==> flow/design.v <==
module signal_generator(input clk25,
       input rst,
       output hsyncOut,
       output vsyncOut,
       output [9:0] xposOut,
       output [9:0] yposOut);
reg
[9:0] xpos;
reg
[9:0] ypos;
wire
endline = (xpos == 799);
always
@(posedge clk25) begin
 if (rst || endline)
   xpos <= 0;
 else
   xpos <= xpos + 1;
end
always
@(posedge clk25) begin
 if (rst)
  ypos <= 0;
 else if (endline) begin
  if (ypos == 520)
   ypos <= 0;
  else
   ypos <= ypos + 1; 
 end
end
reg
hsync, vsync;
always
@(posedge clk25) begin
 if (rst) begin
 hsync <= 1'b1;
 vsync <= 1'b1;
 end else begin
 hsync <= ~(xpos > 664 && xpos
<= 759);   
 vsync <= ~(ypos == 490 || ypos ==
491);    
 end
end
assign
hsyncOut = hsync;
assign
vsyncOut = vsync;
assign
xposOut = xpos;
assign
yposOut = ypos;
endmodule
module game(input clk25,
    input rst,
    input [9:0] xpos,
    input [9:0] ypos,
    input rota,
    input rotb,
    input de,
    output red,
    output green,
    output blue);
reg [8:0] paddlePosition;
reg [27:0] counter;
always @(posedge clk25)
begin
 if (rst) begin
  counter <= 0;
  paddlePosition <= 160;
 end
 else begin
  counter <= counter + 1;
  if (counter == 250_000)
    begin
      counter <= 0;
if(rota || rotb)
begin
 if(rota) begin
  if(paddlePosition < 520)         
   paddlePosition <= paddlePosition + 3 ; 
 end
 else if(rotb) begin
  if(paddlePosition >= 0)         
   paddlePosition <= paddlePosition - 3;  
 end
end
end
 end
end
reg [9:0] ballX;
reg [8:0] ballY;
reg ballXpos, ballYpos;
reg Xbounce, Ybounce;
wire endOfFrame = (xpos == 0 && ypos == 480);
integer b; 
always @(posedge clk25) begin
 if (rst) begin
  ballX <= 0;
  ballY <= 0;
 end
 else if (endOfFrame) begin  
  if (ballX == 0 && ballY == 0) begin   
  ballX <= 25;
  ballY <= 280;  
  end
  else begin
   if (ballXpos ^ Xbounce) 
    ballX <= ballX + b;  
   else 
    ballX <= ballX - b;  
   if (ballYpos ^ Ybounce) 
    ballY <= ballY + b;   
   else
    ballY <= ballY - b;   
  end
 end 
end
reg [5:0] missTimer; 
reg brick_alive1;
reg brick_alive2;
reg brick_alive3;
reg brick_alive4;
reg brick_alive5;
reg brick_alive6;
reg brick_alive7;
reg brick_alive8;
reg brick_alive9; 
reg brick_alive10;
reg brick_alive11;
reg brick_alive12;
reg brick_alive13;
reg brick_alive14;
reg brick_alive15;
reg brick_alive16;
reg brick_alive17;
reg brick_alive18;
reg brick_alive19;
reg brick_alive20;
reg brick_alive21;
reg brick_alive22;
reg brick_alive23;
reg brick_alive24;
reg brick_alive25;
reg brick_alive26;
reg brick_alive27;
reg brick_alive28;
reg brick_alive29;
reg brick_alive30;
reg brick_alive31;
reg brick_alive32;
reg brick_alive33;
reg brick_alive34;
reg brick_alive35;
reg brick_alive36;
reg brick_alive37;
reg brick_alive38;  
reg brick_alive39;
reg brick_alive40;
reg brick_alive41;
reg brick_alive42;
reg brick_alive43;
reg brick_alive44;
reg brick_alive45; 
reg brick_alive46;
reg brick_alive47;
reg brick_alive48;
reg brick_alive49;
reg brick_alive50;
reg brick_alive51;
reg brick_alive52;
reg brick_alive53;
reg brick_alive54;
reg brick_alive55;
reg brick_alive56;
reg brick_alive57;
reg brick_alive58;
reg brick_alive59;
reg brick_alive60;
reg brick_alive61;
reg brick_alive62;
reg brick_alive63;
reg brick_alive64;
reg brick_alive65;
reg brick_alive66;
reg brick_alive67;
reg brick_alive68;
reg brick_alive69;
reg brick_alive70;
reg brick_alive71;
reg brick_alive72;
reg brick_alive73;
reg brick_alive74;
reg brick_alive75;
reg brick_alive76;
reg brick_alive77;
reg brick_alive78;
reg brick_alive79;
reg brick_alive80;
reg brick_alive81;
reg brick_alive82;
reg brick_alive83;
reg brick_alive84;
reg brick_alive85;
reg brick_alive86;
reg brick_alive87;
reg brick_alive88;
reg brick_alive89;
reg brick_alive90;
reg brick_alive91;
reg brick_alive92;
reg brick_alive93;
reg brick_alive94;
reg brick_alive95;
reg brick_alive96;
wire area = (xpos < 640 && ypos < 480);
wire top = (area && ypos <= 10);
wire bottom = (area && ypos >= 476);
wire left = (area && xpos <= 3);
wire right = (area && xpos >= 637);
wire border = (area && (left || right || top ));
wire brick1 = ((area && xpos >= 13 && xpos <=55 && ypos<=50 && ypos>=30)&& brick_alive1);
wire brick2 = ((area && xpos >= 65 && xpos <=107 && ypos<=50 && ypos>=30)&& brick_alive2);
wire brick3 = ((area && xpos >= 117 && xpos <=159 && ypos<=50 && ypos>=30)&& brick_alive3);
wire brick4 = ((area && xpos >= 169 && xpos <=211 && ypos<=50 && ypos>=30)&& brick_alive4);
wire brick5 = ((area && xpos >= 221 && xpos <=263 && ypos<=50 && ypos>=30)&& brick_alive5);
wire brick6 = ((area && xpos >= 273 && xpos <=315 && ypos<=50 && ypos>=30)&& brick_alive6);
wire brick7 = ((area && xpos >= 325 && xpos <=367 && ypos<=50 && ypos>=30)&& brick_alive7);
wire brick8 = ((area && xpos >= 377 && xpos <=419 && ypos<=50 && ypos>=30)&& brick_alive8);
wire brick9 = ((area && xpos >= 429 && xpos <=471 && ypos<=50 && ypos>=30)&& brick_alive9);
wire brick10 = ((area && xpos >= 481 && xpos <=523 && ypos<=50 && ypos>=30)&& brick_alive10);
wire brick11 = ((area && xpos >= 533 && xpos <=575 && ypos<=50 && ypos>=30)&& brick_alive11);
wire brick12 = ((area && xpos >= 585 && xpos <=627 && ypos<=50 && ypos>=30)&& brick_alive12);
wire brick13 = ((area && xpos >= 13 && xpos <=55 && ypos<=80 && ypos>=60)&& brick_alive13);
wire brick14 = ((area && xpos >= 65 && xpos <=107 && ypos<=80 && ypos>=60)&& brick_alive14);
wire brick15 = ((area && xpos >= 117 && xpos <=159 && ypos<=80 && ypos>=60)&& brick_alive15);
wire brick16 = ((area && xpos >= 169 && xpos <=211 && ypos<=80 && ypos>=60)&& brick_alive16);
wire brick17 = ((area && xpos >= 221 && xpos <=263 && ypos<=80 && ypos>=60)&& brick_alive17);
wire brick18 = ((area && xpos >= 273 && xpos <=315 && ypos<=80 && ypos>=60)&& brick_alive18);
wire brick19 = ((area && xpos >= 325 && xpos <=367 && ypos<=80 && ypos>=60)&& brick_alive19);
wire brick20 = ((area && xpos >= 377 && xpos <=419 && ypos<=80 && ypos>=60)&& brick_alive20);
wire brick21 = ((area && xpos >= 429 && xpos <=471 && ypos<=80 && ypos>=60)&& brick_alive21);
wire brick22 = ((area && xpos >= 481 && xpos <=523 && ypos<=80 && ypos>=60)&& brick_alive22);
wire brick23 = ((area && xpos >= 533 && xpos <=575 && ypos<=80 && ypos>=60)&& brick_alive23);
wire brick24 = ((area && xpos >= 585 && xpos <=627 && ypos<=80 && ypos>=60)&& brick_alive24);
wire brick25 = ((area && xpos >= 13 && xpos <=55 && ypos<=110 && ypos>=90)&& brick_alive25);
wire brick26 = ((area && xpos >= 65 && xpos <=107 && ypos<=110 && ypos>=90)&& brick_alive26);
wire brick27 = ((area && xpos >= 117 && xpos <=159 && ypos<=110 && ypos>=90)&& brick_alive27);
wire brick28 = ((area && xpos >= 169 && xpos <=211 && ypos<=110 && ypos>=90)&& brick_alive28);
wire brick29 = ((area && xpos >= 221 && xpos <=263 && ypos<=110 && ypos>=90)&& brick_alive29);
wire brick30 = ((area && xpos >= 273 && xpos <=315 && ypos<=110 && ypos>=90)&& brick_alive30);
wire brick31 = ((area && xpos >= 325 && xpos <=367 && ypos<=110 && ypos>=90)&& brick_alive31);
wire brick32 = ((area && xpos >= 377 && xpos <=419 && ypos<=110 && ypos>=90)&& brick_alive32);
wire brick33 = ((area && xpos >= 429 && xpos <=471 && ypos<=110 && ypos>=90)&& brick_alive33);
wire brick34 = ((area && xpos >= 481 && xpos <=523 && ypos<=110 && ypos>=90)&& brick_alive34);
wire brick35 = ((area && xpos >= 533 && xpos <=575 && ypos<=110 && ypos>=90)&& brick_alive35);
wire brick36 = ((area && xpos >= 585 && xpos <=627 && ypos<=110 && ypos>=90)&& brick_alive36);
wire brick37 = ((area && xpos >= 13 && xpos <=55 && ypos<=140 && ypos>=120)&& brick_alive37);
wire brick38 = ((area && xpos >= 65 && xpos <=107 && ypos<=140 && ypos>=120)&& brick_alive38);
wire brick39 = ((area && xpos >= 117 && xpos <=159 && ypos<=140 && ypos>=120)&& brick_alive39);
wire brick40 = ((area && xpos >= 169 && xpos <=211 && ypos<=140 && ypos>=120)&& brick_alive40);
wire brick41 = ((area && xpos >= 221 && xpos <=263 && ypos<=140 && ypos>=120)&& brick_alive41);
wire brick42 = ((area && xpos >= 273 && xpos <=315 && ypos<=140 && ypos>=120)&& brick_alive42);
wire brick43 = ((area && xpos >= 325 && xpos <=367 && ypos<=140 && ypos>=120)&& brick_alive43);
wire brick44 = ((area && xpos >= 377 && xpos <=419 && ypos<=140 && ypos>=120)&& brick_alive44);
wire brick45 = ((area && xpos >= 429 && xpos <=471 && ypos<=140 && ypos>=120)&& brick_alive45);
wire brick46 = ((area && xpos >= 481 && xpos <=523 && ypos<=140 && ypos>=120)&& brick_alive46);
wire brick47 = ((area && xpos >= 533 && xpos <=575 && ypos<=140 && ypos>=120)&& brick_alive47);
wire brick48 = ((area && xpos >= 585 && xpos <=627 && ypos<=140 && ypos>=120)&& brick_alive48);
wire brick49 = ((area && xpos >= 13 && xpos <=55 && ypos<=170 && ypos>=150)&& brick_alive49);
wire brick50 = ((area && xpos >= 65 && xpos <=107 && ypos<=170 && ypos>=150)&& brick_alive50);
wire brick51 = ((area && xpos >= 117 && xpos <=159 && ypos<=170 && ypos>=150)&& brick_alive51);
wire brick52 = ((area && xpos >= 169 && xpos <=211 && ypos<=170 && ypos>=150)&& brick_alive52);
wire brick53 = ((area && xpos >= 221 && xpos <=263 && ypos<=170 && ypos>=150)&& brick_alive53);
wire brick54 = ((area && xpos >= 273 && xpos <=315 && ypos<=170 && ypos>=150)&& brick_alive54);
wire brick55 = ((area && xpos >= 325 && xpos <=367 && ypos<=170 && ypos>=150)&& brick_alive55);
wire brick56 = ((area && xpos >= 377 && xpos <=419 && ypos<=170 && ypos>=150)&& brick_alive56);
wire brick57 = ((area && xpos >= 429 && xpos <=471 && ypos<=170 && ypos>=150)&& brick_alive57);
wire brick58 = ((area && xpos >= 481 && xpos <=523 && ypos<=170 && ypos>=150)&& brick_alive58);
wire brick59 = ((area && xpos >= 533 && xpos <=575 && ypos<=170 && ypos>=150)&& brick_alive59);
wire brick60 = ((area && xpos >= 585 && xpos <=627 && ypos<=170 && ypos>=150)&& brick_alive60);
wire brick61 = ((area && xpos >= 13 && xpos <=55 && ypos<=200 && ypos>=180)&& brick_alive61);
wire brick62 = ((area && xpos >= 65 && xpos <=107 && ypos<=200 && ypos>=180)&& brick_alive62);
wire brick63 = ((area && xpos >= 117 && xpos <=159 && ypos<=200 && ypos>=180)&& brick_alive63);
wire brick64 = ((area && xpos >= 169 && xpos <=211 && ypos<=200 && ypos>=180)&& brick_alive64);
wire brick65 = ((area && xpos >= 221 && xpos <=263 && ypos<=200 && ypos>=180)&& brick_alive65);
wire brick66 = ((area && xpos >= 273 && xpos <=315 && ypos<=200 && ypos>=180)&& brick_alive66);
wire brick67 = ((area && xpos >= 325 && xpos <=367 && ypos<=200 && ypos>=180)&& brick_alive67);
wire brick68 = ((area && xpos >= 377 && xpos <=419 && ypos<=200 && ypos>=180)&& brick_alive68);
wire brick69 = ((area && xpos >= 429 && xpos <=471 && ypos<=200 && ypos>=180)&& brick_alive69);
wire brick70 = ((area && xpos >= 481 && xpos <=523 && ypos<=200 && ypos>=180)&& brick_alive70);
wire brick71 = ((area && xpos >= 533 && xpos <=575 && ypos<=200 && ypos>=180)&& brick_alive71);
wire brick72 = ((area && xpos >= 585 && xpos <=627 && ypos<=200 && ypos>=180)&& brick_alive72);
wire brick73 = ((area && xpos >= 13 && xpos <=55 && ypos<=230 && ypos>=210)&& brick_alive73);
wire brick74 = ((area && xpos >= 65 && xpos <=107 && ypos<=230 && ypos>=210)&& brick_alive74);
wire brick75 = ((area && xpos >= 117 && xpos <=159 && ypos<=230 && ypos>=210)&& brick_alive75);
wire brick76 = ((area && xpos >= 169 && xpos <=211 && ypos<=230 && ypos>=210)&& brick_alive76);
wire brick77 = ((area && xpos >= 221 && xpos <=263 && ypos<=230 && ypos>=210)&& brick_alive77);
wire brick78 = ((area && xpos >= 273 && xpos <=315 && ypos<=230 && ypos>=210)&& brick_alive78);
wire brick79 = ((area && xpos >= 325 && xpos <=367 && ypos<=230 && ypos>=210)&& brick_alive79);
wire brick80 = ((area && xpos >= 377 && xpos <=419 && ypos<=230 && ypos>=210)&& brick_alive80);
wire brick81 = ((area && xpos >= 429 && xpos <=471 && ypos<=230 && ypos>=210)&& brick_alive81);
wire brick82 = ((area && xpos >= 481 && xpos <=523 && ypos<=230 && ypos>=210)&& brick_alive82);
wire brick83 = ((area && xpos >= 533 && xpos <=575 && ypos<=230 && ypos>=210)&& brick_alive83);
wire brick84 = ((area && xpos >= 585 && xpos <=627 && ypos<=230 && ypos>=210)&& brick_alive84);
wire brick85 = ((area && xpos >= 13 && xpos <=55 && ypos<=260 && ypos>=240)&& brick_alive85);
wire brick86 = ((area && xpos >= 65 && xpos <=107 && ypos<=260 && ypos>=240)&& brick_alive86);
wire brick87 = ((area && xpos >= 117 && xpos <=159 && ypos<=260 && ypos>=240)&& brick_alive87);
wire brick88 = ((area && xpos >= 169 && xpos <=211 && ypos<=260 && ypos>=240)&& brick_alive88);
wire brick89 = ((area && xpos >= 221 && xpos <=263 && ypos<=260 && ypos>=240)&& brick_alive89);
wire brick90 = ((area && xpos >= 273 && xpos <=315 && ypos<=260 && ypos>=240)&& brick_alive90);
wire brick91 = ((area && xpos >= 325 && xpos <=367 && ypos<=260 && ypos>=240)&& brick_alive91);
wire brick92 = ((area && xpos >= 377 && xpos <=419 && ypos<=260 && ypos>=240)&& brick_alive92);
wire brick93 = ((area && xpos >= 429 && xpos <=471 && ypos<=260 && ypos>=240)&& brick_alive93);
wire brick94 = ((area && xpos >= 481 && xpos <=523 && ypos<=260 && ypos>=240)&& brick_alive94);
wire brick95 = ((area && xpos >= 533 && xpos <=575 && ypos<=260 && ypos>=240)&& brick_alive95);
wire brick96 = ((area && xpos >= 585 && xpos <=627 && ypos<=260 && ypos>=240)&& brick_alive96);
integer a;
wire paddle = (xpos >= paddlePosition+4 && xpos <= paddlePosition+80+a && ypos >= 440 && ypos <= 447); 
wire ball = (xpos >= ballX && xpos <= ballX+5 && ypos >= ballY && ypos <= ballY+5); 
wire background = (area && !(border || paddle || ball));
wire missed = area && missTimer != 0;
assign red   = { missed || border || paddle || ball || brick1 || brick2 || brick3 || brick4 || brick5 || brick6 || brick7 || brick8 
                                                 || brick9 || brick10 || brick11 || brick12 || brick13 || brick14 || brick15 || brick16 
                 || brick17 || brick18 || brick19 || brick20 || brick21 || brick22 || brick23 || brick24 
                 || brick73 || brick74 || brick75 || brick76 || brick77 || brick78 || brick79 || brick80 
                 || brick81 || brick82 || brick83 || brick84 || brick85 || brick86 || brick87 || brick88 
                 || brick89 || brick90 || brick91 || brick92 || brick93 || brick94 || brick95 || brick96};
assign green = {  missed ||  border || paddle ||ball || brick25 || brick26 || brick27 || brick28 || brick29 || brick32
                 || brick33 || brick34 || brick35 || brick36 || brick37 || brick38 || brick39 || brick40 
                 || brick41 || brick42 || brick43 || brick44 || brick45 || brick46 || brick47 || brick48 
                 || brick49 || brick50 || brick51 || brick52 || brick53 || brick54 || brick55 || brick56 
                 || brick57 || brick58 || brick59 || brick60 || brick61 || brick62 || brick63 || brick64 
                 || brick65 || brick66 || brick67 || brick68 || brick69 || brick70 || brick71 || brick72 
                 || brick73 || brick74 || brick75 || brick76 || brick77 || brick78 || brick79 || brick80 
                 || brick81 || brick82 || brick83 || brick84 || brick85 || brick86 || brick87 || brick88 
                 || brick89 || brick90 || brick91 || brick92 || brick93 || brick94 || brick95 || brick96 };
assign blue  = {  missed ||  border || paddle || ball || brick25 || brick26 || brick27 || brick28 || brick29 || brick30 || brick31 || brick32 
                 || brick33 || brick34 || brick35 || brick36 || brick37 || brick38 || brick39 || brick40 
               || brick41 || brick42 || brick43 || brick44 || brick45 || brick46 || brick47 || brick48};
always @(posedge clk25) begin
 if (rst) begin
  Xbounce <= 0;
  Ybounce <= 0;
  ballXpos <= 1;
  ballYpos <= 1;
  missTimer <= 0;
a=4;
b=3;
brick_alive1=1;
brick_alive2=1;
brick_alive3=1;
brick_alive4=1;
brick_alive5=1;
brick_alive6=1;
brick_alive7=1;
brick_alive8=1;
brick_alive9=1;
brick_alive10=1;
brick_alive11=1;
brick_alive12=1;
brick_alive13=1;
brick_alive14=1;
brick_alive15=1;
brick_alive16=1;
brick_alive17=1;
brick_alive18=1;
brick_alive19=1;
brick_alive20=1;
brick_alive21=1;
brick_alive22=1;
brick_alive23=1;
brick_alive24=1;
brick_alive25=1;
brick_alive26=1;
brick_alive27=1;
brick_alive28=1;
brick_alive29=1;
brick_alive30=1;
brick_alive31=1;
brick_alive32=1;
brick_alive33=1;
brick_alive34=1;
brick_alive35=1;
brick_alive36=1;
brick_alive37=1;
brick_alive38=1;
brick_alive39=1;
brick_alive40=1;
brick_alive41=1;
brick_alive42=1;
brick_alive43=1;
brick_alive44=1;
brick_alive45=1;
brick_alive46=1;
brick_alive47=1;
brick_alive48=1;
brick_alive49=1;
brick_alive50=1;
brick_alive51=1;
brick_alive52=1;
brick_alive53=1;
brick_alive54=1;
brick_alive55=1;
brick_alive56=1;
brick_alive57=1;
brick_alive58=1;
brick_alive59=1;
brick_alive60=1;
brick_alive61=1;
brick_alive62=1;
brick_alive63=1;
brick_alive64=1;
brick_alive65=1;
brick_alive66=1;
brick_alive67=1;
brick_alive68=1;
brick_alive69=1;
brick_alive70=1;
brick_alive71=1;
brick_alive72=1;
brick_alive73=1;
brick_alive74=1;
brick_alive75=1;
brick_alive76=1;
brick_alive77=1;
brick_alive78=1;
brick_alive79=1;
brick_alive80=1;
brick_alive81=1;
brick_alive82=1;
brick_alive83=1;
brick_alive84=1;
brick_alive85=1;
brick_alive86=1;
brick_alive87=1;
brick_alive88=1;
brick_alive89=1;
brick_alive90=1;
brick_alive91=1;
brick_alive92=1;
brick_alive93=1;
brick_alive94=1;
brick_alive95=1;
brick_alive96=1;
 end
 else if (!endOfFrame) begin
  if (ball && (left || right))
   Xbounce <= 1;
  if (ball && (top || bottom || (paddle && ballYpos)))
   Ybounce <= 1;
  if (ball && bottom)
   missTimer <= 60; 
   if (de==1'b1) begin
a=4;
b=3;
brick_alive1=1;
brick_alive2=1;
brick_alive3=1;
brick_alive4=1;
brick_alive5=1;
brick_alive6=1;
brick_alive7=1;
brick_alive8=1;
brick_alive9=1; 
brick_alive10=1;
brick_alive11=1;
brick_alive12=1;
brick_alive13=1;
brick_alive14=1;
brick_alive15=1;
brick_alive16=1;
brick_alive17=1;
brick_alive18=1;
brick_alive19=1;
brick_alive20=1;
brick_alive21=1;
brick_alive22=1;
brick_alive23=1;
brick_alive24=1;
brick_alive25=1;
brick_alive26=1;
brick_alive27=1;
brick_alive28=1;
brick_alive29=1;
brick_alive30=1;
brick_alive31=1;
brick_alive32=1;
brick_alive33=1;
brick_alive34=1;
brick_alive35=1;
brick_alive36=1;
brick_alive37=1;
brick_alive38=1;  
brick_alive39=1;
brick_alive40=1;
brick_alive41=1;
brick_alive42=1;
brick_alive43=1;
brick_alive44=1;
brick_alive45=1; 
brick_alive46=1;
brick_alive47=1;
brick_alive48=1;
brick_alive49=1;
brick_alive50=1;
brick_alive51=1;
brick_alive52=1;
brick_alive53=1;
brick_alive54=1;
brick_alive55=1;
brick_alive56=1;
brick_alive57=1;
brick_alive58=1;
brick_alive59=1;
brick_alive60=1;
brick_alive61=1;
brick_alive62=1;
brick_alive63=1;
brick_alive64=1;
brick_alive65=1;
brick_alive66=1;
brick_alive67=1;
brick_alive68=1;
brick_alive69=1;
brick_alive70=1;
brick_alive71=1;
brick_alive72=1;
brick_alive73=1;
brick_alive74=1;
brick_alive75=1;
brick_alive76=1;
brick_alive77=1;
brick_alive78=1;
brick_alive79=1;
brick_alive80=1;
brick_alive81=1;
brick_alive82=1;
brick_alive83=1;
brick_alive84=1;
brick_alive85=1;
brick_alive86=1;
brick_alive87=1;
brick_alive88=1;
brick_alive89=1;
brick_alive90=1;
brick_alive91=1;
brick_alive92=1;
brick_alive93=1;
brick_alive94=1;
brick_alive95=1;
brick_alive96=1;
   end
     if (ball && (area && xpos >= 13 && xpos <=55 && ypos<=50 && ypos>=30)) 
     brick_alive1 = 0;
     if (ball && (area && xpos >= 65 && xpos <=107 && ypos<=50 && ypos>=30)) 
     brick_alive2=0;
     if (ball&& (area && xpos >= 117 && xpos <=159 && ypos<=50 && ypos>=30))
     brick_alive3=0;
     if ( ball && (area && xpos >= 169 && xpos <=211 && ypos<=50 && ypos>=30)) 
    brick_alive4=0;
     if ( ball && (area && xpos >= 221 && xpos <=263 && ypos<=50 && ypos>=30)) 
    brick_alive5=0;
     if ( ball&& (area && xpos >= 273 && xpos <=315 && ypos<=50 && ypos>=30)) 
    brick_alive6=0;
     if (ball&& (area && xpos >= 325 && xpos <=367 && ypos<=50 && ypos>=30)) begin
    brick_alive7=0;
    end
     if ( ball&& (area && xpos >= 377 && xpos <=419 && ypos<=50 && ypos>=30)) begin
    brick_alive8=0;
    end
     if ( ball&& (area && xpos >= 429 && xpos <=471 && ypos<=50 && ypos>=30)) begin
    brick_alive9=0;
    end
     if ( ball && (area && xpos >= 481 && xpos <=523 && ypos<=50 && ypos>=30)) begin
    brick_alive10=0;
    end
     if ( ball && (area && xpos >= 533 && xpos <=575 && ypos<=50 && ypos>=30)) begin
    brick_alive11=0;
    end
     if ( ball && (area && xpos >= 585 && xpos <=627 && ypos<=50 && ypos>=30)) begin
    brick_alive12=0;
    end
     if (ball && (area && xpos >= 13 && xpos <=55 && ypos<=80 && ypos>=60))begin
     brick_alive13 = 0;
    end
     if (ball && (area && xpos >= 65 && xpos <=107 && ypos<=80 && ypos>=60)) begin
     brick_alive14=0;
    end
     if (ball&& (area && xpos >= 117 && xpos <=159 && ypos<=80 && ypos>=60))begin
     brick_alive15=0;
    end
     if ( ball && (area && xpos >= 169 && xpos <=211 && ypos<=80 && ypos>=60)) begin
    brick_alive16=0;
    end
     if ( ball && (area && xpos >= 221 && xpos <=263 && ypos<=80 && ypos>=60)) begin
    brick_alive17=0;
    end
     if ( ball&& (area && xpos >= 273 && xpos <=315 && ypos<=80 && ypos>=60)) begin
    brick_alive18=0;
    end
     if (ball&& (area && xpos >= 325 && xpos <=367 && ypos<=80 && ypos>=60)) begin
    brick_alive19=0;
    end
     if ( ball&& (area && xpos >= 377 && xpos <=419 && ypos<=80 && ypos>=60)) begin
    brick_alive20=0;
    end
     if ( ball&& (area && xpos >= 429 && xpos <=471 && ypos<=80 && ypos>=60)) begin
    brick_alive21=0;
    end
     if ( ball && (area && xpos >= 481 && xpos <=523 && ypos<=80 && ypos>=60)) begin
    brick_alive22=0;
    end
     if ( ball && (area && xpos >= 533 && xpos <=575 && ypos<=80 && ypos>=60)) begin
    brick_alive23=0;
    end
     if ( ball && (area && xpos >= 585 && xpos <=627 && ypos<=80 && ypos>=60)) begin
    brick_alive24=0;
    end
     if (ball && (area && xpos >= 13 && xpos <=55 && ypos<=110 && ypos>=90)) begin
     brick_alive25 = 0;
    end
     if (ball && (area && xpos >= 65 && xpos <=107 && ypos<=110 && ypos>=90)) begin
     brick_alive26=0;
    end
     if (ball&& (area && xpos >= 117 && xpos <=159 && ypos<=110 && ypos>=90))begin
     brick_alive27=0;
    end
     if ( ball && (area && xpos >= 169 && xpos <=211 && ypos<=110 && ypos>=90)) begin
    brick_alive28=0;
    end
     if ( ball && (area && xpos >= 221 && xpos <=263 && ypos<=110 && ypos>=90)) begin
    brick_alive29=0;
    end
     if ( ball&& (area && xpos >= 273 && xpos <=315 && ypos<=110 && ypos>=90)) begin
    brick_alive30=0;
    a=40;
    end
     if (ball&& (area && xpos >= 325 && xpos <=367 && ypos<=110 && ypos>=90)) begin
    brick_alive31=0;
    b=5;
    end
     if ( ball&& (area && xpos >= 377 && xpos <=419 && ypos<=110 && ypos>=90)) begin
    brick_alive32=0;
    end
     if ( ball&& (area && xpos >= 429 && xpos <=471 && ypos<=110 && ypos>=90)) begin
    brick_alive33=0;
    end
     if ( ball && (area && xpos >= 481 && xpos <=523 && ypos<=110 && ypos>=90)) begin
    brick_alive34=0;
    end
     if ( ball && (area && xpos >= 533 && xpos <=575 && ypos<=110 && ypos>=90)) begin
    brick_alive35=0;
    end
     if ( ball && (area && xpos >= 585 && xpos <=627 && ypos<=110 && ypos>=90)) begin
    brick_alive36=0;
    end
     if (ball && (area && xpos >= 13 && xpos <=55 && ypos<=140 && ypos>=120))begin
     brick_alive37 = 0;
    end
     if (ball && (area && xpos >= 65 && xpos <=107 && ypos<=140 && ypos>=120)) begin
     brick_alive38=0;
    end
     if (ball&& (area && xpos >= 117 && xpos <=159 && ypos<=140 && ypos>=120))begin
     brick_alive39=0;
    end
     if ( ball && (area && xpos >= 169 && xpos <=211 && ypos<=140 && ypos>=120)) begin
    brick_alive40=0;
    end
     if ( ball && (area && xpos >= 221 && xpos <=263 && ypos<=140 && ypos>=120)) begin
    brick_alive41=0;
    end
     if ( ball&& (area && xpos >= 273 && xpos <=315 && ypos<=140 && ypos>=120)) begin
    brick_alive42=0;
    end
     if (ball&& (area && xpos >= 325 && xpos <=367 && ypos<=140 && ypos>=120)) begin
    brick_alive43=0;
    end
     if ( ball&& (area && xpos >= 377 && xpos <=419 && ypos<=140 && ypos>=120)) begin
    brick_alive44=0;
    end
     if ( ball&& (area && xpos >= 429 && xpos <=471 && ypos<=140 && ypos>=120)) begin
    brick_alive45=0;
    end
     if ( ball && (area && xpos >= 481 && xpos <=523 && ypos<=140 && ypos>=120)) begin
    brick_alive46=0;
    end
     if ( ball && (area && xpos >= 533 && xpos <=575 && ypos<=140 && ypos>=120)) begin
    brick_alive47=0;
    end
     if ( ball && (area && xpos >= 585 && xpos <=627 && ypos<=140 && ypos>=120)) begin
    brick_alive48=0;
    end
     if (ball && (area && xpos >= 13 && xpos <=55 && ypos<=170 && ypos>=150)) begin
     brick_alive49 = 0;
    end
     if (ball && (area && xpos >= 65 && xpos <=107 && ypos<=170 && ypos>=150)) begin
     brick_alive50=0;
    end
     if (ball&& (area && xpos >= 117 && xpos <=159 && ypos<=170 && ypos>=150))begin
     brick_alive51=0;
    end
     if ( ball && (area && xpos >= 169 && xpos <=211 && ypos<=170 && ypos>=150)) begin
    brick_alive52=0;
    end
     if ( ball && (area && xpos >= 221 && xpos <=263 && ypos<=170 && ypos>=150)) begin
    brick_alive53=0;
    end
     if ( ball&& (area && xpos >= 273 && xpos <=315 && ypos<=170 && ypos>=150)) begin
    brick_alive54=0;
    end
     if (ball&& (area && xpos >= 325 && xpos <=367 && ypos<=170 && ypos>=150)) begin
    brick_alive55=0;
    end
     if ( ball&& (area && xpos >= 377 && xpos <=419 && ypos<=170 && ypos>=150)) begin
    brick_alive56=0;
    end
     if ( ball&& (area && xpos >= 429 && xpos <=471 && ypos<=170 && ypos>=150)) begin
    brick_alive57=0;
    end
     if ( ball && (area && xpos >= 481 && xpos <=523 && ypos<=170 && ypos>=150)) begin
    brick_alive58=0;
    end
     if ( ball && (area && xpos >= 533 && xpos <=575 && ypos<=170 && ypos>=150)) begin
    brick_alive59=0;
    end
     if ( ball && (area && xpos >= 585 && xpos <=627 && ypos<=170 && ypos>=150)) begin
    brick_alive60=0;
    end
     if (ball && (area && xpos >= 13 && xpos <=55 && ypos<=200 && ypos>=180)) begin
     brick_alive61 = 0;
    end
     if (ball && (area && xpos >= 65 && xpos <=107 && ypos<=200 && ypos>=180)) begin
     brick_alive62=0;
    end
     if (ball&& (area && xpos >= 117 && xpos <=159 && ypos<=200 && ypos>=180))begin
     brick_alive63=0;
    end
     if ( ball && (area && xpos >= 169 && xpos <=211 && ypos<=200 && ypos>=180)) begin
    brick_alive64=0;
    end
     if ( ball && (area && xpos >= 221 && xpos <=263 && ypos<=200 && ypos>=180)) begin
    brick_alive65=0;
    end
     if ( ball&& (area && xpos >= 273 && xpos <=315 && ypos<=200 && ypos>=180)) begin
    brick_alive66=0;
    end
     if (ball&& (area && xpos >= 325 && xpos <=367 && ypos<=200 && ypos>=180)) begin
    brick_alive67=0;
    end
     if ( ball&& (area && xpos >= 377 && xpos <=419 && ypos<=200 && ypos>=180)) begin
    brick_alive68=0;
    end
     if ( ball&& (area && xpos >= 429 && xpos <=471 && ypos<=200 && ypos>=180)) begin
    brick_alive69=0;   
    end
     if ( ball && (area && xpos >= 481 && xpos <=523 && ypos<=200 && ypos>=180)) begin
    brick_alive70=0;
    end
     if ( ball && (area && xpos >= 533 && xpos <=575 && ypos<=200 && ypos>=180)) begin
    brick_alive71=0;
    end
     if ( ball && (area && xpos >= 585 && xpos <=627 && ypos<=200 && ypos>=180)) begin
    brick_alive72=0;
    end
     if (ball && (area && xpos >= 13 && xpos <=55 && ypos<=230 && ypos>=210)) begin
     brick_alive73 =0;
    end
     if (ball && (area && xpos >= 65 && xpos <=107 && ypos<=230 && ypos>=210)) begin
     brick_alive74=0;
    end
     if (ball&& (area && xpos >= 117 && xpos <=159 && ypos<=230 && ypos>=210))begin
     brick_alive75=0;
    end
     if ( ball && (area && xpos >= 169 && xpos <=211 && ypos<=230 && ypos>=210)) begin
    brick_alive76=0;
    end
     if ( ball && (area && xpos >= 221 && xpos <=263 && ypos<=230 && ypos>=210)) begin
    brick_alive77=0;
    end
     if ( ball&& (area && xpos >= 273 && xpos <=315 && ypos<=230 && ypos>=210)) begin
    brick_alive78=0;
    end
     if (ball&& (area && xpos >= 325 && xpos <=367 && ypos<=230 && ypos>=210)) begin
    brick_alive79=0;
    end
     if ( ball&& (area && xpos >= 377 && xpos <=419 && ypos<=230 && ypos>=210)) begin
    brick_alive80=0;
    end
     if ( ball&& (area && xpos >= 429 && xpos <=471 && ypos<=230 && ypos>=210)) begin
    brick_alive81=0;
    end
     if ( ball && (area && xpos >= 481 && xpos <=523 && ypos<=230 && ypos>=210)) begin
    brick_alive82=0;
    end
     if ( ball && (area && xpos >= 533 && xpos <=575 && ypos<=230 && ypos>=210)) begin
    brick_alive83=0;
    end
     if ( ball && (area && xpos >= 585 && xpos <=627 && ypos<=230 && ypos>=210)) begin
    brick_alive84=0;
    end
     if (ball && (area && xpos >= 13 && xpos <=55 && ypos<=260 && ypos>=240)) begin
     brick_alive85 = 0;
    end
     if (ball && (area && xpos >= 65 && xpos <=107 && ypos<=260 && ypos>=240)) begin
     brick_alive86=0;
    end
     if (ball&& (area && xpos >= 117 && xpos <=159 && ypos<=260 && ypos>=240))begin
     brick_alive87=0;
    end
     if ( ball && (area && xpos >= 169 && xpos <=211 && ypos<=260 && ypos>=240)) begin
    brick_alive88=0;
    end
     if ( ball && (area && xpos >= 221 && xpos <=263 && ypos<=260 && ypos>=240)) begin
    brick_alive89=0;
    end
     if ( ball&& (area && xpos >= 273 && xpos <=315 && ypos<=260 && ypos>=240)) begin
    brick_alive90=0;
    end
     if (ball&& (area && xpos >= 325 && xpos <=367 && ypos<=260 && ypos>=240)) begin
    brick_alive91=0;
    end
     if ( ball&& (area && xpos >= 377 && xpos <=419 && ypos<=260 && ypos>=240)) begin
    brick_alive92=0;
    end
     if ( ball&& (area && xpos >= 429 && xpos <=471 && ypos<=260 && ypos>=240)) begin
    brick_alive93=0;
    end
     if ( ball && (area && xpos >= 481 && xpos <=523 && ypos<=260 && ypos>=240)) begin
    brick_alive94=0;
    end
     if ( ball && (area && xpos >= 533 && xpos <=575 && ypos<=260 && ypos>=240)) begin
    brick_alive95=0;
    end
     if ( ball && (area && xpos >= 585 && xpos <=627 && ypos<=260 && ypos>=240)) begin
    brick_alive96=0;
    end    
 end
  else begin
  if (ballX == 0 && ballY == 0) begin 
   ballXpos <= 1;
   ballYpos <= 1;
   Xbounce <= 0;
   Ybounce <= 0;
  end 
  else begin
   if (Xbounce)
    ballXpos <= ~ballXpos;
   if (Ybounce)
    ballYpos <= ~ballYpos;   
   Xbounce <= 0;  
   Ybounce <= 0;  
   if (missTimer != 0)
    missTimer <= missTimer - 1;
  end
 end
end  
endmodule
module breakout(
    input  clk,
    input  rst,
    input  rota,
    input  rotb,
    input  de,
    output red,
    output green,
    output blue,
    output hsync,
    output vsync
    );
wire [9:0] xpos;
wire [9:0] ypos;
signal_generator signal_generator_inst(clk, rst, hsync, vsync, xpos, ypos);
game game_inst(clk, rst, xpos, ypos, ~rota, ~rotb, ~de, red, green, blue);
endmodule
---- Step by step through the tools: breakout ----
Tool output for the design above, in the order of the flow.
Lines are those of the file above, counted from 1.
Cell names lack the library's common part.
The mark - stands for no value.
inputs
  design top .............................. breakout
  clock ................................... clk
  library ................................. sky130hd
  timing corner ........................... tt_025C_1v80

---- Word-level counts ----
Counts by Yosys on the flattened word-level netlist (proc, flatten, opt, wreduce; memories kept). Register bits leave out memories and registers merged into their read ports (data or address). Print and check cells are left out. Cells with the same type and inputs are merged into one.
bit counts
  word-level cells ........................ 1102
  register bits ........................... 226
  output and inout bits ................... 5
  bits of input ports ..................... 5
cells by class
  eq/ne operators ......................... 106
  add/subtract/negate cells ............... 15
  reduce/logical cells .................... 685
  mux-type cells .......................... 118
  magnitude comparators ................... 58
  bitwise gates (word level) .............. 9
operators by type and width
  cell                                            count
  logical AND 1 bit                               428
  AND reduction 2 bit                             98
  inequality test 2 x 1 -> 1 bit with constant B  97
  logical OR 1 bit                                147
  2-to-1 mux 1 bit                                101
  <= comparator 10 x 32 -> 1 bit                  3
  >= comparator 10 x 9 -> 1 bit with constant B   7
  <= comparator 10 x 9 -> 1 bit with constant B   7
  2-to-1 mux 32 bit                               2
  >= comparator 10 x 8 -> 1 bit with constant B   6
  <= comparator 10 x 8 -> 1 bit with constant B   6
  2-to-1 mux 9 bit                                6
  2-to-1 mux 10 bit                               5
  <= comparator 10 bit with constant B            4
  >= comparator 10 x 7 -> 1 bit with constant B   4
  >= comparator 10 x 32 -> 1 bit                  1
  adder 32 bit                                    1
  >= comparator 10 bit with constant B            3
  <= comparator 10 x 7 -> 1 bit with constant B   3
  == test 10 x 9 -> 1 bit with constant B         3
  adder 28 x 1 -> 28 bit with constant B          1
  == test 28 x 18 -> 1 bit with constant B        1
  2-to-1 mux 6 bit                                4
  adder 10 x 1 -> 10 bit with constant B          2
  == test 10 bit with constant B                  2
  <= comparator 10 x 6 -> 1 bit with constant B   2
  logical NOT 10 bit                              2
  adder 9 x 3 -> 10 bit with constant B           2
Not listed: further kinds 30, cells in them 43.

---- Depth ----
Longest topological path by Yosys (ltp), each cell counted once; first at word level (registers and memories cut), then after technology mapping (sequential cells cut; the memories' decode and read muxes count).
logic depth
  word-level depth ........................ 79
  ABC_AREA ................................ 0
  gate-level depth with buffers ........... 18

---- After synthesis ----
Source: synth_stat.txt of the flow (Yosys; design flattened, memories mapped). It holds for the ABC_AREA given above (unset counts as 0); a run with the other value may have another netlist.
The area totals of this step are shown rounded.
cell types
  type      count
  dfxtp_1   186
  ha_1      99
  nor2_1    154
  a21oi_1   112
  o22a_1    47
  xnor2_1   47
  xor2_1    46
  nand2_1   103
  o21ai_0   61
  inv_1     57
  clkbuf_1  51
  nand3_1   35
  a222oi_1  15
  nand4_1   23
  a31oi_1   21
  and3_1    20
  nor3_1    25
  a22oi_1   14
Other cell types: 59; their cells: 208.
synthesis totals
  mapped cells ............................ 1324
  cell area after synthesis ............... 11060 um^2
  flip-flops .............................. 186
  buffers ................................. 62
The figures by module come from a second, unflattened synthesis with its own total; it is not the netlist above.
unflattened totals
  cells (unflattened synthesis) ........... 1365
  area total of the unflattened synthesis .. 11150 um^2
Rows give one instance, submodules left out.
modules
  module            times used  cells  area (um^2)
  game              1           1242   10090
  signal_generator  1           120    1055
  breakout          1           3      11.3

---- Path before layout ----
Source: OpenSTA report_checks on the synthesized netlist (no wires, ideal clock, input and output delay 20% of the period each), path of least setup slack; recovery checks are left aside. Register names are those of the netlist, which keeps one name where synthesis merged equal registers.
path post-synthesis
  path kind ............................... reg2out
  from .................................... reg game_inst.paddlePosition[2]
  to ...................................... out blue
  buffers on the path ..................... 0
  path delay .............................. 3240 ps
  clock period ............................ 40000 ps
  stages .................................. 19
  external output delay ................... 8000 ps
  arrival time ............................ 3240 ps
  path slack .............................. 28760 ps
  period reached after synthesis .......... 11240 ps
"path delay" is the arrival time less input delay plus setup time.
A path that ends at an output port has no setup time.
"stages" counts driving pins, that of a launching flip-flop among them; a cell with two outputs on the path counts twice.
"period reached after synthesis" = period - worst setup slack (recovery checks aside). The figure is calculated, with input and output delays left at 20% of the set period.
The rows between start and end are the longest chain of elaborated cells between them; the timing report does not say that the signal goes this way. Where chains are equally long, one stands for them.
Each line given opens the expression or statement behind the cell; cells for indexed reads and writes are added by Yosys, which also makes memories of some case tables.
At most two assigning lines are given for a register; there are more.
on the way, post-synthesis
  cells stage by stage .................... dfxtp_1 ha_1 inv_1 fa_1 nor2_1 a21oi_1 nor2b_1 o21ai_0 o21ai_0 a21oi_1 xor2_1 ha_1 nand4_1 a21oi_1 a21oi_1 o211a_1 nor4_1 nor4b_1 o21ai_0
  length of the longest elaborated chain .. 32
  elaborated cells between the ends (all ways) .. 34
ends and longest elaborated chain, post-synthesis
  item                            line  RTL
  from (decl)                     64    reg [8:0] paddlePosition;
  from (assign)                   81    paddlePosition <= paddlePosition + 3 ;
  from (assign)                   85    paddlePosition <= paddlePosition - 3;
  adder 9 x 7 -> 10 bit           319   wire paddle = (xpos >= paddlePosition+4 && xpos <= paddlePosition+80+a && ypos >= 440 && ypos <= 447);
  adder 32 bit                    319
  <= comparator 10 x 32 -> 1 bit  319
  logical AND 1 bit x3            319
  logical OR 1 bit x26            338   assign blue  = {  missed ||  border || paddle || ball || brick25 || brick26 || brick27 || brick28 || brick29 | ...
  to (decl)                       867   output blue,

---- Path in the finished layout ----
From the final timing report of run 1: the path of least setup slack in the routed layout; clock arrival at registers is part of the times.
The path's times are printed in steps of 10 ps; the period is the one set.
path post-layout
  path kind ............................... reg2out
  from .................................... reg game_inst.paddlePosition[4]
  to ...................................... out blue
  stages .................................. 18
  clock period ............................ 18100 ps
  path slack .............................. 9320 ps
  external output delay ................... 3620 ps
  arrival time ............................ 5160 ps
  buffers on the path ..................... 1
The rows between start and end are the longest chain of elaborated cells between them; the timing report does not say that the signal goes this way. Where chains are equally long, one stands for them.
At most two assigning lines are given for a register; there are more.
on the way, post-layout
  cells stage by stage .................... dfxtp_1 ha_1 ha_1 a21oi_1 nor2b_1 o21ai_0 o21ai_0 a21oi_1 xor2_1 ha_1 nand4_1 a21oi_1 a21oi_1 o211a_1 nor4_1 nor4b_1 o21ai_0 clkdlybuf4s50_1
  length of the longest elaborated chain .. 32
  elaborated cells between the ends (all ways) .. 34
ends and longest elaborated chain, post-layout
  item                            line  RTL
  from (decl)                     64    reg [8:0] paddlePosition;
  from (assign)                   81    paddlePosition <= paddlePosition + 3 ;
  from (assign)                   85    paddlePosition <= paddlePosition - 3;
  adder 9 x 7 -> 10 bit           319   wire paddle = (xpos >= paddlePosition+4 && xpos <= paddlePosition+80+a && ypos >= 440 && ypos <= 447);
  adder 32 bit                    319
  <= comparator 10 x 32 -> 1 bit  319
  logical AND 1 bit x3            319
  logical OR 1 bit x26            338   assign blue  = {  missed ||  border || paddle || ball || brick25 || brick26 || brick27 || brick28 || brick29 | ...
  to (decl)                       867   output blue,

--- measured runs ---
Top module breakout; platform sky130hd; tools Yosys and OpenROAD; 4 stored runs in no particular order. Input and output delays are each 20% of the period that was set; the output load is 0.01 pF.
By "critical path time" is meant the share of the clock period that the worst setup path is allowed (20% is reserved at inputs, 20% at outputs), minus its slack. Clock arrival times at its registers enter into it.
By "power consumption" is meant OpenSTA's value without simulated activity: inputs other than the clock are taken to toggle once in ten clock periods, and the tool carries that through the logic.
"critical path time" is given in steps of 10 ps.
Results are given in rounded form.

======== run 1 ========
==> flow/run.sh <==
#!/bin/bash
# the make line also repeats the synthesis and layout settings of config.mk as NAME=value (left out here)
make -C /OpenROAD-flow-scripts/flow DESIGN_CONFIG=/design/flow/config.mk WORK_HOME=/design/flow/orfs CLKGATE_MAP_FILE= finish
==> flow/config.mk <==
export PLATFORM = sky130hd
export DESIGN_NAME = breakout
export DESIGN_NICKNAME = breakout
export VERILOG_FILES = /design/flow/design.v
export SDC_FILE = /design/flow/constraint.sdc
export NUM_CORES = 4
export LEC_CHECK = 0
export ABC_AREA = 0
export CAP_MARGIN = 20
export CORE_ASPECT_RATIO = 0.96
export CORE_MARGIN = 10
export CORE_UTILIZATION = 31
export CTS_CLUSTER_DIAMETER = 213
export GPL_ROUTABILITY_DRIVEN = 1
export GPL_TIMING_DRIVEN = 1
export PLACE_DENSITY = 0.5
export SETUP_SLACK_MARGIN = 1.39
export SLEW_MARGIN = 5
==> flow/constraint.sdc <==
create_clock -name core_clock -period 18.1 [get_ports {clk}]
set_input_delay 3.6200 -clock core_clock [delete_from_list [all_inputs] [get_ports {clk}]]
set_output_delay 3.6200 -clock core_clock [all_outputs]
set_load 0.01 [all_outputs]

-------- measured, run 1 --------
  total negative setup slack .............. 0 ps
  netlist area reported by Yosys .......... 11060 um^2
  post-route utilization .................. 35.1 %
  die size ................................ 43640 um^2
  critical path time ...................... 5160 ps
  critical path kind ...................... reg2out
  standard-cell area of the final layout .. 12290 um^2
  power consumption ....................... 851.9 uW
  setup slack of the worst path ........... 9325 ps

======== run 2 ========
==> flow/run.sh <==
#!/bin/bash
# the make line also repeats the synthesis and layout settings of config.mk as NAME=value (left out here)
make -C /OpenROAD-flow-scripts/flow DESIGN_CONFIG=/design/flow/config.mk WORK_HOME=/design/flow/orfs CLKGATE_MAP_FILE= finish
==> flow/config.mk <==
export PLATFORM = sky130hd
export DESIGN_NAME = breakout
export DESIGN_NICKNAME = breakout
export VERILOG_FILES = /design/flow/design.v
export SDC_FILE = /design/flow/constraint.sdc
export NUM_CORES = 4
export LEC_CHECK = 0
export ABC_AREA = 1
export CAP_MARGIN = 20
export CELL_PAD_IN_SITES_DETAIL_PLACEMENT = 2
export CELL_PAD_IN_SITES_GLOBAL_PLACEMENT = 3
export CORE_ASPECT_RATIO = 1.49
export CORE_MARGIN = 10
export CORE_UTILIZATION = 31
export CTS_CLUSTER_DIAMETER = 213
export CTS_CLUSTER_SIZE = 91
export GPL_ROUTABILITY_DRIVEN = 0
export GPL_TIMING_DRIVEN = 1
export PLACE_DENSITY = 0.82
export SLEW_MARGIN = 20
export TNS_END_PERCENT = 95
==> flow/constraint.sdc <==
create_clock -name core_clock -period 15.1 [get_ports {clk}]
set_input_delay 3.0200 -clock core_clock [delete_from_list [all_inputs] [get_ports {clk}]]
set_output_delay 3.0200 -clock core_clock [all_outputs]
set_load 0.01 [all_outputs]

-------- measured, run 2 --------
  netlist area reported by Yosys .......... 12480 um^2
  standard-cell area of the final layout .. 13580 um^2
  total negative setup slack .............. 0 ps
  power consumption ....................... 1073 uW
  post-route utilization .................. 34.2 %
  setup slack of the worst path ........... 7913 ps
  critical path time ...................... 4170 ps
  critical path kind ...................... reg2out
  die size ................................ 48830 um^2

======== run 3 ========
==> flow/run.sh <==
#!/bin/bash
# the make line also repeats the synthesis and layout settings of config.mk as NAME=value (left out here)
make -C /OpenROAD-flow-scripts/flow DESIGN_CONFIG=/design/flow/config.mk WORK_HOME=/design/flow/orfs CLKGATE_MAP_FILE= finish
==> flow/config.mk <==
export PLATFORM = sky130hd
export DESIGN_NAME = breakout
export DESIGN_NICKNAME = breakout
export VERILOG_FILES = /design/flow/design.v
export SDC_FILE = /design/flow/constraint.sdc
export NUM_CORES = 4
export LEC_CHECK = 0
export CAP_MARGIN = 10
export CELL_PAD_IN_SITES_DETAIL_PLACEMENT = 1
export CORE_MARGIN = 5
export CORE_UTILIZATION = 70
export GPL_ROUTABILITY_DRIVEN = 1
export MAX_ROUTING_LAYER = met4
export PLACE_DENSITY_LB_ADDON = 0.11
export SETUP_SLACK_MARGIN = 5.0
export SLEW_MARGIN = 40
export TNS_END_PERCENT = 80
==> flow/constraint.sdc <==
create_clock -name core_clock -period 21.4 [get_ports {clk}]
set_input_delay 4.2800 -clock core_clock [delete_from_list [all_inputs] [get_ports {clk}]]
set_output_delay 4.2800 -clock core_clock [all_outputs]
set_load 0.01 [all_outputs]

-------- run 3 --------
  not finished: placement ended with error DPL-0033

======== run 4 ========
==> flow/run.sh <==
#!/bin/bash
# the make line also repeats the synthesis and layout settings of config.mk as NAME=value (left out here)
make -C /OpenROAD-flow-scripts/flow DESIGN_CONFIG=/design/flow/config.mk WORK_HOME=/design/flow/orfs CLKGATE_MAP_FILE= finish
==> flow/config.mk <==
export PLATFORM = sky130hd
export DESIGN_NAME = breakout
export DESIGN_NICKNAME = breakout
export VERILOG_FILES = /design/flow/design.v
export SDC_FILE = /design/flow/constraint.sdc
export NUM_CORES = 4
export LEC_CHECK = 0
export ABC_AREA = 1
export CAP_MARGIN = 20
export CELL_PAD_IN_SITES_GLOBAL_PLACEMENT = 3
export CORE_ASPECT_RATIO = 1.49
export CORE_MARGIN = 10
export CORE_UTILIZATION = 31
export CTS_CLUSTER_DIAMETER = 213
export GPL_ROUTABILITY_DRIVEN = 0
export GPL_TIMING_DRIVEN = 1
export PLACE_DENSITY_LB_ADDON = 0.26
export SLEW_MARGIN = 5
export TNS_END_PERCENT = 50
==> flow/constraint.sdc <==
create_clock -name core_clock -period 15.1 [get_ports {clk}]
set_input_delay 3.0200 -clock core_clock [delete_from_list [all_inputs] [get_ports {clk}]]
set_output_delay 3.0200 -clock core_clock [all_outputs]
set_load 0.01 [all_outputs]

-------- measured, run 4 --------
  critical path time ...................... 4100 ps
  critical path kind ...................... reg2out
  standard-cell area of the final layout .. 13570 um^2
  setup slack of the worst path ........... 7975 ps
  power consumption ....................... 1054 uW
  netlist area reported by Yosys .......... 12480 um^2
  post-route utilization .................. 34.1 %
  total negative setup slack .............. 0 ps
  die size ................................ 48830 um^2
--- end ---
